==> flow/design.v <==
module slave_apb ( 
                   output reg [ 8-1 : 0 ]   prdata, 			 
                   output reg                         pready, 			 
                   output reg                         pslverr,			 
		   input                	      penable,                   
                   input                	      pwrite, 			 
                   input 	         	      psel,  			 
                   input                              pclk,   			 
                   input                	      presetn, 			 
                   input      [ 8-1 : 0 ]   paddr,  			 
                   input      [ 8-1 : 0 ]   pwdata 			 
                   );
  parameter         IDLE    = 2'd0;              				 
  parameter         SETUP   = 2'd1;
  parameter         ENABLE  = 2'd2;
  reg   [ 2-1 : 0 ]   pre_state;   					 
  reg   [ 2-1 : 0 ]   nxt_state;
  reg   [ 8-1 : 0 ]    mem [ 0 : 200 ]; 		 
  reg   [ 8-1 : 0 ]    prdata_c;
  reg pready_c;
  reg pslverr_c;
  reg mem_we_c;
  always @ ( posedge pclk or negedge presetn )
  	begin 
    	     if ( ! presetn )
      			pre_state <= IDLE;
    	     else 
      			pre_state <= nxt_state;
  	end 
  always @ ( * ) 
  	begin
    		prdata_c   = 8'd0;
    		pslverr_c  = 1'b0;
    		pready_c   = 1'b0;
    		mem_we_c   = 1'b0;
    	 	nxt_state  = IDLE;     
		case ( pre_state )
			IDLE   : begin  
          				if ( psel == 1 ) 
            					nxt_state = SETUP;
	        			else
          				     begin
            					nxt_state = IDLE;
  	        				prdata_c = 8'd0;
          				     end
        			end  
      		      SETUP  : begin  
          				nxt_state  = ENABLE;
        			end  
		     ENABLE : begin  
				    pready_c = psel;
						if ( psel == 1 )   
              						nxt_state    = SETUP;
            					else
              						nxt_state    = IDLE; 
		      		    if(paddr <= 200)
          				begin
            					pslverr_c      = 1'b0;
	         				 if(!pwrite)      
              						prdata_c     = mem [ paddr ];
            					else 
	            					mem_we_c     = psel;
          			        end  
				else
				        pslverr_c     = psel;
        		     end  
                  default : nxt_state = IDLE;
    endcase
  end  
  always @ ( posedge pclk )
  	if ( mem_we_c )
  		mem [ paddr ] <= pwdata;
  always @ ( posedge pclk or negedge presetn)
 	 begin
    		if ( ! presetn)
    			begin
      				prdata    <= 8'b0;
      				pready    <= 1'b0;
      				pslverr   <= 1'b0;
    			end  
    	     else
    		begin
      			pready  <= pready_c;
      		   if ( ( pre_state == ENABLE ) )
      			begin
        			prdata  <= prdata_c;
        			pslverr <= pslverr_c;
      			end
    		end
  	end
endmodule
## Step by step through the tools: slave_apb

Module slave_apb before and after one edit of its RTL, step after step.
Lines under "unedited" count in the file above, lines under "edited" in the edited file.
"change" is "edited" less "unedited", of the values as shown; "rel. change" is that difference over "unedited", in percent.
Operators carry their Yosys type and port widths (W data, S select, Z words).
Library cell names are shortened.
A cell with -- has no value.

| set-up | value |
|---|---|
| design top | slave_apb |
| clock port | pclk |
| library | sky130hd |
| library corner | tt_025C_1v80 |

## Edit of the RTL

The edit as a unified diff against the file above.
This change comes from a script, not from a designer; no optimisation was intended.

```diff
@@ -14,5 +14,5 @@
   parameter         SETUP   = 2'd1;
   parameter         ENABLE  = 2'd2;
-  reg   [ 2-1 : 0 ]   pre_state;   					 
+  reg   [ 2*2-1 : 0 ]   pre_state;   					 
   reg   [ 2-1 : 0 ]   nxt_state;
   reg   [ 8-1 : 0 ]    mem [ 0 : 200 ]; 		 
```

## Elaborated design

Yosys after proc, flatten, opt, wreduce and memory -nomap, before mapping. Enables and synchronous resets that opt folds into registers are not counted as muxes. Memory bits, and registers merged into a memory's read port (data or address), are not among the register bits. Print and check cells are not counted. Equal cells are merged and count once.
Memory sizes are those after Yosys's memory passes, which may raise the word count (mostly to a power of two), join words into wider ones and drop unused or constant bits.

Cells by class:

| element | unedited | edited | change | rel. change (%) |
|---|---|---|---|---|
| $lt $le $gt $ge | 1 | 1 | 0 | 0.00 |
| eq/ne operators | 2 | 2 | 0 | 0.00 |
| muxes and demuxes | 12 | 14 | +2 | +16.67 |
| reduce/logical cells | 2 | 2 | 0 | 0.00 |

Operator list:

| cell | unedited | edited | change | rel. change (%) |
|---|---|---|---|---|
| $mux W1 | 7 | 8 | +1 | +14.29 |
| $mux W8 | 4 | 5 | +1 | +25.00 |
| $logic_not A2 Y1 | 1 | 0 | -1 | -100.00 |
| $logic_not A4 Y1 | 0 | 1 | +1 | -- |

Unchanged operator kinds not shown: 5.

Storage and ports:

| element | unedited | edited | change | rel. change (%) |
|---|---|---|---|---|
| flip-flop bits (word level) | 12 | 12 | 0 | 0.00 |
| RAM bits | 1608 | 1608 | 0 | 0.00 |
| memories kept | 1 | 1 | 0 | 0.00 |
| bits of input ports | 21 | 21 | 0 | 0.00 |
| output and inout bits | 10 | 10 | 0 | 0.00 |
| elaborated cells | 22 | 24 | +2 | +9.09 |

Memory list:

| element | unedited | edited |
|---|---|---|
| words x width with read and write ports | mem 201 x 8 bit 1R1W | mem 201 x 8 bit 1R1W |

## Longest topological paths

Depth = most cells in a row (Yosys ltp): at word level without a register or memory, in the mapped netlist without a sequential cell, where the memories' decode and read muxes count.

Logic depth:

| element | unedited | edited | change | rel. change (%) |
|---|---|---|---|---|
| depth after elaboration | 4 | 4 | 0 | 0.00 |
| ABC_AREA | 0 | 0 | -- | -- |
| mapped depth | 12 | 12 | 0 | 0.00 |
| mapped depth without buffers | 7 | 7 | 0 | 0.00 |

## Mapped cells and area

Source: synth_stat.txt of the flow (Yosys; design flattened, memories mapped). It holds for the ABC_AREA given above (unset counts as 0); a run with the other value may have another netlist.

Synthesis totals:

| element | unedited | edited | change | rel. change (%) |
|---|---|---|---|---|
| cell count | 3110 | 3071 | -39 | -1.25 |
| mapped area (µm²) | 63504.7 | 63323.2 | -181.5 | -0.29 |
| area of sequential cells (µm²) | 48612.9 | 48586.6 | -26.3 | -0.05 |
| mapped flip-flops | 1621 | 1620 | -1 | -0.06 |
| buffers | 188 | 192 | +4 | +2.13 |

Cell types:

| type | unedited | edited | change | rel. change (%) |
|---|---|---|---|---|
| nand2_1 | 141 | 67 | -74 | -52.48 |
| mux2i_1 | 191 | 153 | -38 | -19.90 |
| a21oi_1 | 46 | 82 | +36 | +78.26 |
| a22o_1 | 0 | 35 | +35 | -- |
| a22oi_1 | 64 | 34 | -30 | -46.88 |
| o211ai_1 | 8 | 31 | +23 | +287.50 |
| mux4_2 | 324 | 345 | +21 | +6.48 |
| nor2_1 | 217 | 238 | +21 | +9.68 |
| o21ai_0 | 10 | 31 | +21 | +210.00 |
| mux2_2 | 9 | 29 | +20 | +222.22 |
| nand3_1 | 41 | 22 | -19 | -46.34 |
| buf_4 | 20 | 39 | +19 | +95.00 |
| nor2b_1 | 35 | 18 | -17 | -48.57 |
| o22a_1 | 16 | 0 | -16 | -100.00 |
| o21ai_1 | 0 | 16 | +16 | -- |
| nand4_1 | 17 | 2 | -15 | -88.24 |
| o2111ai_1 | 16 | 6 | -10 | -62.50 |
| buf_8 | 11 | 1 | -10 | -90.91 |

Unchanged cell types not shown: 4.
Not every row of either side is listed.

## Timing after synthesis

Source: OpenSTA report_checks on the synthesized netlist (no wires, ideal clock, input and output delay 20% of the period each), path of least setup slack; recovery checks are left aside. Register names are those of the netlist, which keeps one name where synthesis merged equal registers.

Path post-synthesis:

| element | unedited | edited | change | rel. change (%) |
|---|---|---|---|---|
| kind | input port to flip-flop | input port to flip-flop | -- | -- |
| start point | input port paddr[1] | input port paddr[0] | -- | -- |
| end point | memory mem[198][0] | memory mem[157][0] | -- | -- |
| period (ps) | 10000 | 10000 | 0 | 0.00 |
| input delay (ps) | 2000 | 2000 | 0 | 0.00 |
| library setup time (ps) | 371 | 370 | -1 | -- |
| time at the first pin (ps) | 2000 | 2000 | 0 | 0.00 |
| data arrival time (ps) | 3824 | 3933 | +109 | +2.85 |
| data required time (ps) | 9629 | 9630 | +1 | +0.01 |
| setup slack (ps) | 5806 | 5697 | -109 | -- |
| delay of the path (ps) | 2195 | 2303 | +108 | +4.92 |
| stages | 9 | 11 | +2 | +22.22 |
| buffers on the path | 6 | 8 | +2 | +33.33 |
| synthesis period reached (ps) | 4194 | 4303 | +109 | +2.60 |

"delay of the path" = arrival - input delay + setup time.
"stages" counts driving pins, that of a launching flip-flop among them; a cell with two outputs on the path counts twice.
"synthesis period reached" = period - worst setup slack (recovery checks aside). The figure is calculated, with input and output delays left at 20% of the set period.
The rows between start and end are the longest chain of elaborated cells between them; the timing report does not say that the signal goes this way. Where chains are equally long, one stands for them.
A line is the first line of the expression or statement that the cell stems from. Yosys adds cells for indexed reads and writes and turns some case tables into memories.
unedited: The path ends at the enable pin of a flip-flop; only ways to that pin are counted.

| on the way, post-synthesis, unedited | value |
|---|---|
| cell sequence | buf_2 buf_2 buf_2 buf_6 buf_6 nor2b_1 nand2_1 clkbuf_1 nor2_1 |
| length of the longest elaborated chain | 4 |
| elaborated cells between the ends (all ways) | 5 |
| source lines of those cells | 3 |
| classes of those cells | 1 x compare; 4 x mux |

RTL lines, path post-synthesis, unedited:

| element | RTL line | source |
|---|---|---|
| start: declaration | 10 | `input [ 8-1 : 0 ] paddr,` |
| $le A8 B8 Y1 | 56 | `if(paddr <= 200)` |
| $mux W1 | 56 |  |
| $mux W1 | 37 | `case ( pre_state )` |
| $mux W8 | 71 | `if ( mem_we_c )` |
| end: declaration | 18 | `reg [ 8-1 : 0 ] mem [ 0 : 200 ];` |

edited: The path ends at the enable pin of a flip-flop; only ways to that pin are counted.

| on the way, post-synthesis, edited | value |
|---|---|
| cell sequence | buf_6 buf_12 buf_8 buf_12 buf_6 buf_6 buf_6 nor2b_1 nand2_1 clkbuf_1 nor2_1 |
| length of the longest elaborated chain | 4 |
| elaborated cells between the ends (all ways) | 5 |
| source lines of those cells | 3 |
| classes of those cells | 1 x compare; 4 x mux |

RTL lines, path post-synthesis, edited:

| element | RTL line | source |
|---|---|---|
| start: declaration | 10 | `input [ 8-1 : 0 ] paddr,` |
| $le A8 B8 Y1 | 56 | `if(paddr <= 200)` |
| $mux W1 | 56 |  |
| $mux W1 | 37 | `case ( pre_state )` |
| $mux W8 | 71 | `if ( mem_we_c )` |
| end: declaration | 18 | `reg [ 8-1 : 0 ] mem [ 0 : 200 ];` |

## Timing after layout

From the final timing report of each run of pair A: the path of least setup slack in the routed layout; clock arrival at registers is part of the times.
The path's times are printed in steps of 10 ps; the period is the one set.

Path after layout:

| element | unedited | edited | change | rel. change (%) |
|---|---|---|---|---|
| kind | input port to flip-flop | input port to flip-flop | -- | -- |
| start point | input port paddr[2] | input port paddr[3] | -- | -- |
| end point | register prdata[2] | memory mem[199][2] | -- | -- |
| period (ps) | 10000 | 10000 | 0 | 0.00 |
| input delay (ps) | 2000 | 2000 | 0 | 0.00 |
| library setup time (ps) | 70 | 370 | +300 | -- |
| time at the first pin (ps) | 2000 | 2000 | 0 | 0.00 |
| data arrival time (ps) | 6020 | 5920 | -100 | -1.66 |
| data required time (ps) | 10700 | 10410 | -290 | -2.71 |
| setup slack (ps) | 4690 | 4490 | -200 | -- |
| stages | 9 | 8 | -1 | -11.11 |
| buffers on the path | 2 | 3 | +1 | +50.00 |

The rows between start and end are the longest chain of elaborated cells between them; the timing report does not say that the signal goes this way. Where chains are equally long, one stands for them.
The chain passes a memory read, where the word-level depth is cut; so it can be longer than that depth.

| on the way, after layout, unedited | value |
|---|---|
| cell sequence | buf_2 buf_4 nand2b_1 nor3b_4 a21oi_1 o2111ai_1 o31a_1 o32ai_1 a21oi_1 |
| length of the longest elaborated chain | 3 |
| elaborated cells between the ends (all ways) | 4 |
| source lines of those cells | 3 |
| classes of those cells | 1 x compare; 2 x mux; 1 x memory |

RTL lines, path after layout, unedited:

| element | RTL line | source |
|---|---|---|
| start: declaration | 10 | `input [ 8-1 : 0 ] paddr,` |
| $mem_v2 Z201 W8 | 18 | `reg [ 8-1 : 0 ] mem [ 0 : 200 ];` |
| $mux W8 | 59 | `if(!pwrite)` |
| $mux W8 | 56 | `if(paddr <= 200)` |
| end: assignment | 77 | `prdata <= 8'b0;` |
| end: assignment | 86 | `prdata <= prdata_c;` |
| end: declaration | 2 | `output reg [ 8-1 : 0 ] prdata,` |

edited: The path ends at the enable pin of a flip-flop; only ways to that pin are counted.

| on the way, after layout, edited | value |
|---|---|
| cell sequence | buf_6 buf_4 buf_4 nor2b_1 nand2_1 a211oi_2 nand4_1 nor2_1 |
| length of the longest elaborated chain | 4 |
| elaborated cells between the ends (all ways) | 5 |
| source lines of those cells | 3 |
| classes of those cells | 1 x compare; 4 x mux |

RTL lines, path after layout, edited:

| element | RTL line | source |
|---|---|---|
| start: declaration | 10 | `input [ 8-1 : 0 ] paddr,` |
| $le A8 B8 Y1 | 56 | `if(paddr <= 200)` |
| $mux W1 | 56 |  |
| $mux W1 | 37 | `case ( pre_state )` |
| $mux W8 | 71 | `if ( mem_we_c )` |
| end: declaration | 18 | `reg [ 8-1 : 0 ] mem [ 0 : 200 ];` |

## Flow runs

Both versions went through the flow (Yosys, OpenROAD) with the same settings in each pair. Constraints: input delay and output delay 20% of the set period each, output load 0.01 pF.

| flow settings, pair A | value |
|---|---|
| CORE_UTILIZATION | 45 |
| PLACE_DENSITY | 0.6 |
| period_ns | 10.0 |
| CAP_MARGIN | 20 |
| CORE_MARGIN | 2 |
| SLEW_MARGIN | 20 |

Final reports, pair A:

| element | unedited | edited | change | rel. change (%) |
|---|---|---|---|---|
| netlist area reported by Yosys (µm²) | 63504.7 | 63323.2 | -181.5 | -0.29 |
| die footprint (µm²) | 144142.0 | 143736.0 | -406.0 | -0.28 |
| standard-cell area after layout (µm²) | 70631.5 | 70363.7 | -267.8 | -0.38 |
| utilization in the final report (%) | 50.5 | 50.4 | -0.1 | -- |
| worst setup slack after layout (ps) | 4685 | 4489 | -196 | -- |
| final setup TNS (ps) | 0 | 0 | 0 | -- |
| worst-case hold slack (ps) | 352 | 485 | +133 | -- |
| power consumption (uW) | 14077 | 13937 | -140 | -0.99 |
| reached clock period (ps) | 5315 | 5511 | +196 | +3.69 |

| flow settings, pair B | value |
|---|---|
| ABC_AREA | 1 |
| CELL_PAD_IN_SITES_DETAIL_PLACEMENT | 0 |
| CELL_PAD_IN_SITES_GLOBAL_PLACEMENT | 0 |
| CORE_UTILIZATION | 23 |
| CTS_CLUSTER_SIZE | 34 |
| GPL_TIMING_DRIVEN | 0 |
| HOLD_SLACK_MARGIN | 0.16 |
| MIN_ROUTING_LAYER | met1 |
| PLACE_DENSITY_LB_ADDON | 0.11 |
| SETUP_SLACK_MARGIN | 1.53 |
| period_ns | 5.52 |
| CAP_MARGIN | 20 |
| CORE_MARGIN | 2 |
| SLEW_MARGIN | 20 |

Final reports, pair B:

| element | unedited | edited | change | rel. change (%) |
|---|---|---|---|---|
| netlist area reported by Yosys (µm²) | 67089.3 | 67036.8 | -52.5 | -0.08 |
| die footprint (µm²) | 296028.0 | 295800.0 | -228.0 | -0.08 |
| standard-cell area after layout (µm²) | 80294.5 | 80278.2 | -16.3 | -0.02 |
| utilization in the final report (%) | 27.6 | 27.6 | 0.0 | -- |
| worst setup slack after layout (ps) | 1494 | 1458 | -36 | -- |
| final setup TNS (ps) | 0 | 0 | 0 | -- |
| worst-case hold slack (ps) | 352 | 422 | +70 | -- |
| power consumption (uW) | 27436 | 28042 | +606 | +2.21 |
| reached clock period (ps) | 4026 | 4062 | +36 | +0.89 |

By "reached clock period" is meant the clock period of the run minus its worst setup slack. This is arithmetic on one report: input and output delays are still those of the set period (20% each).
"power consumption" rests on the timing tool's default activity at the inputs, not on a simulated workload.
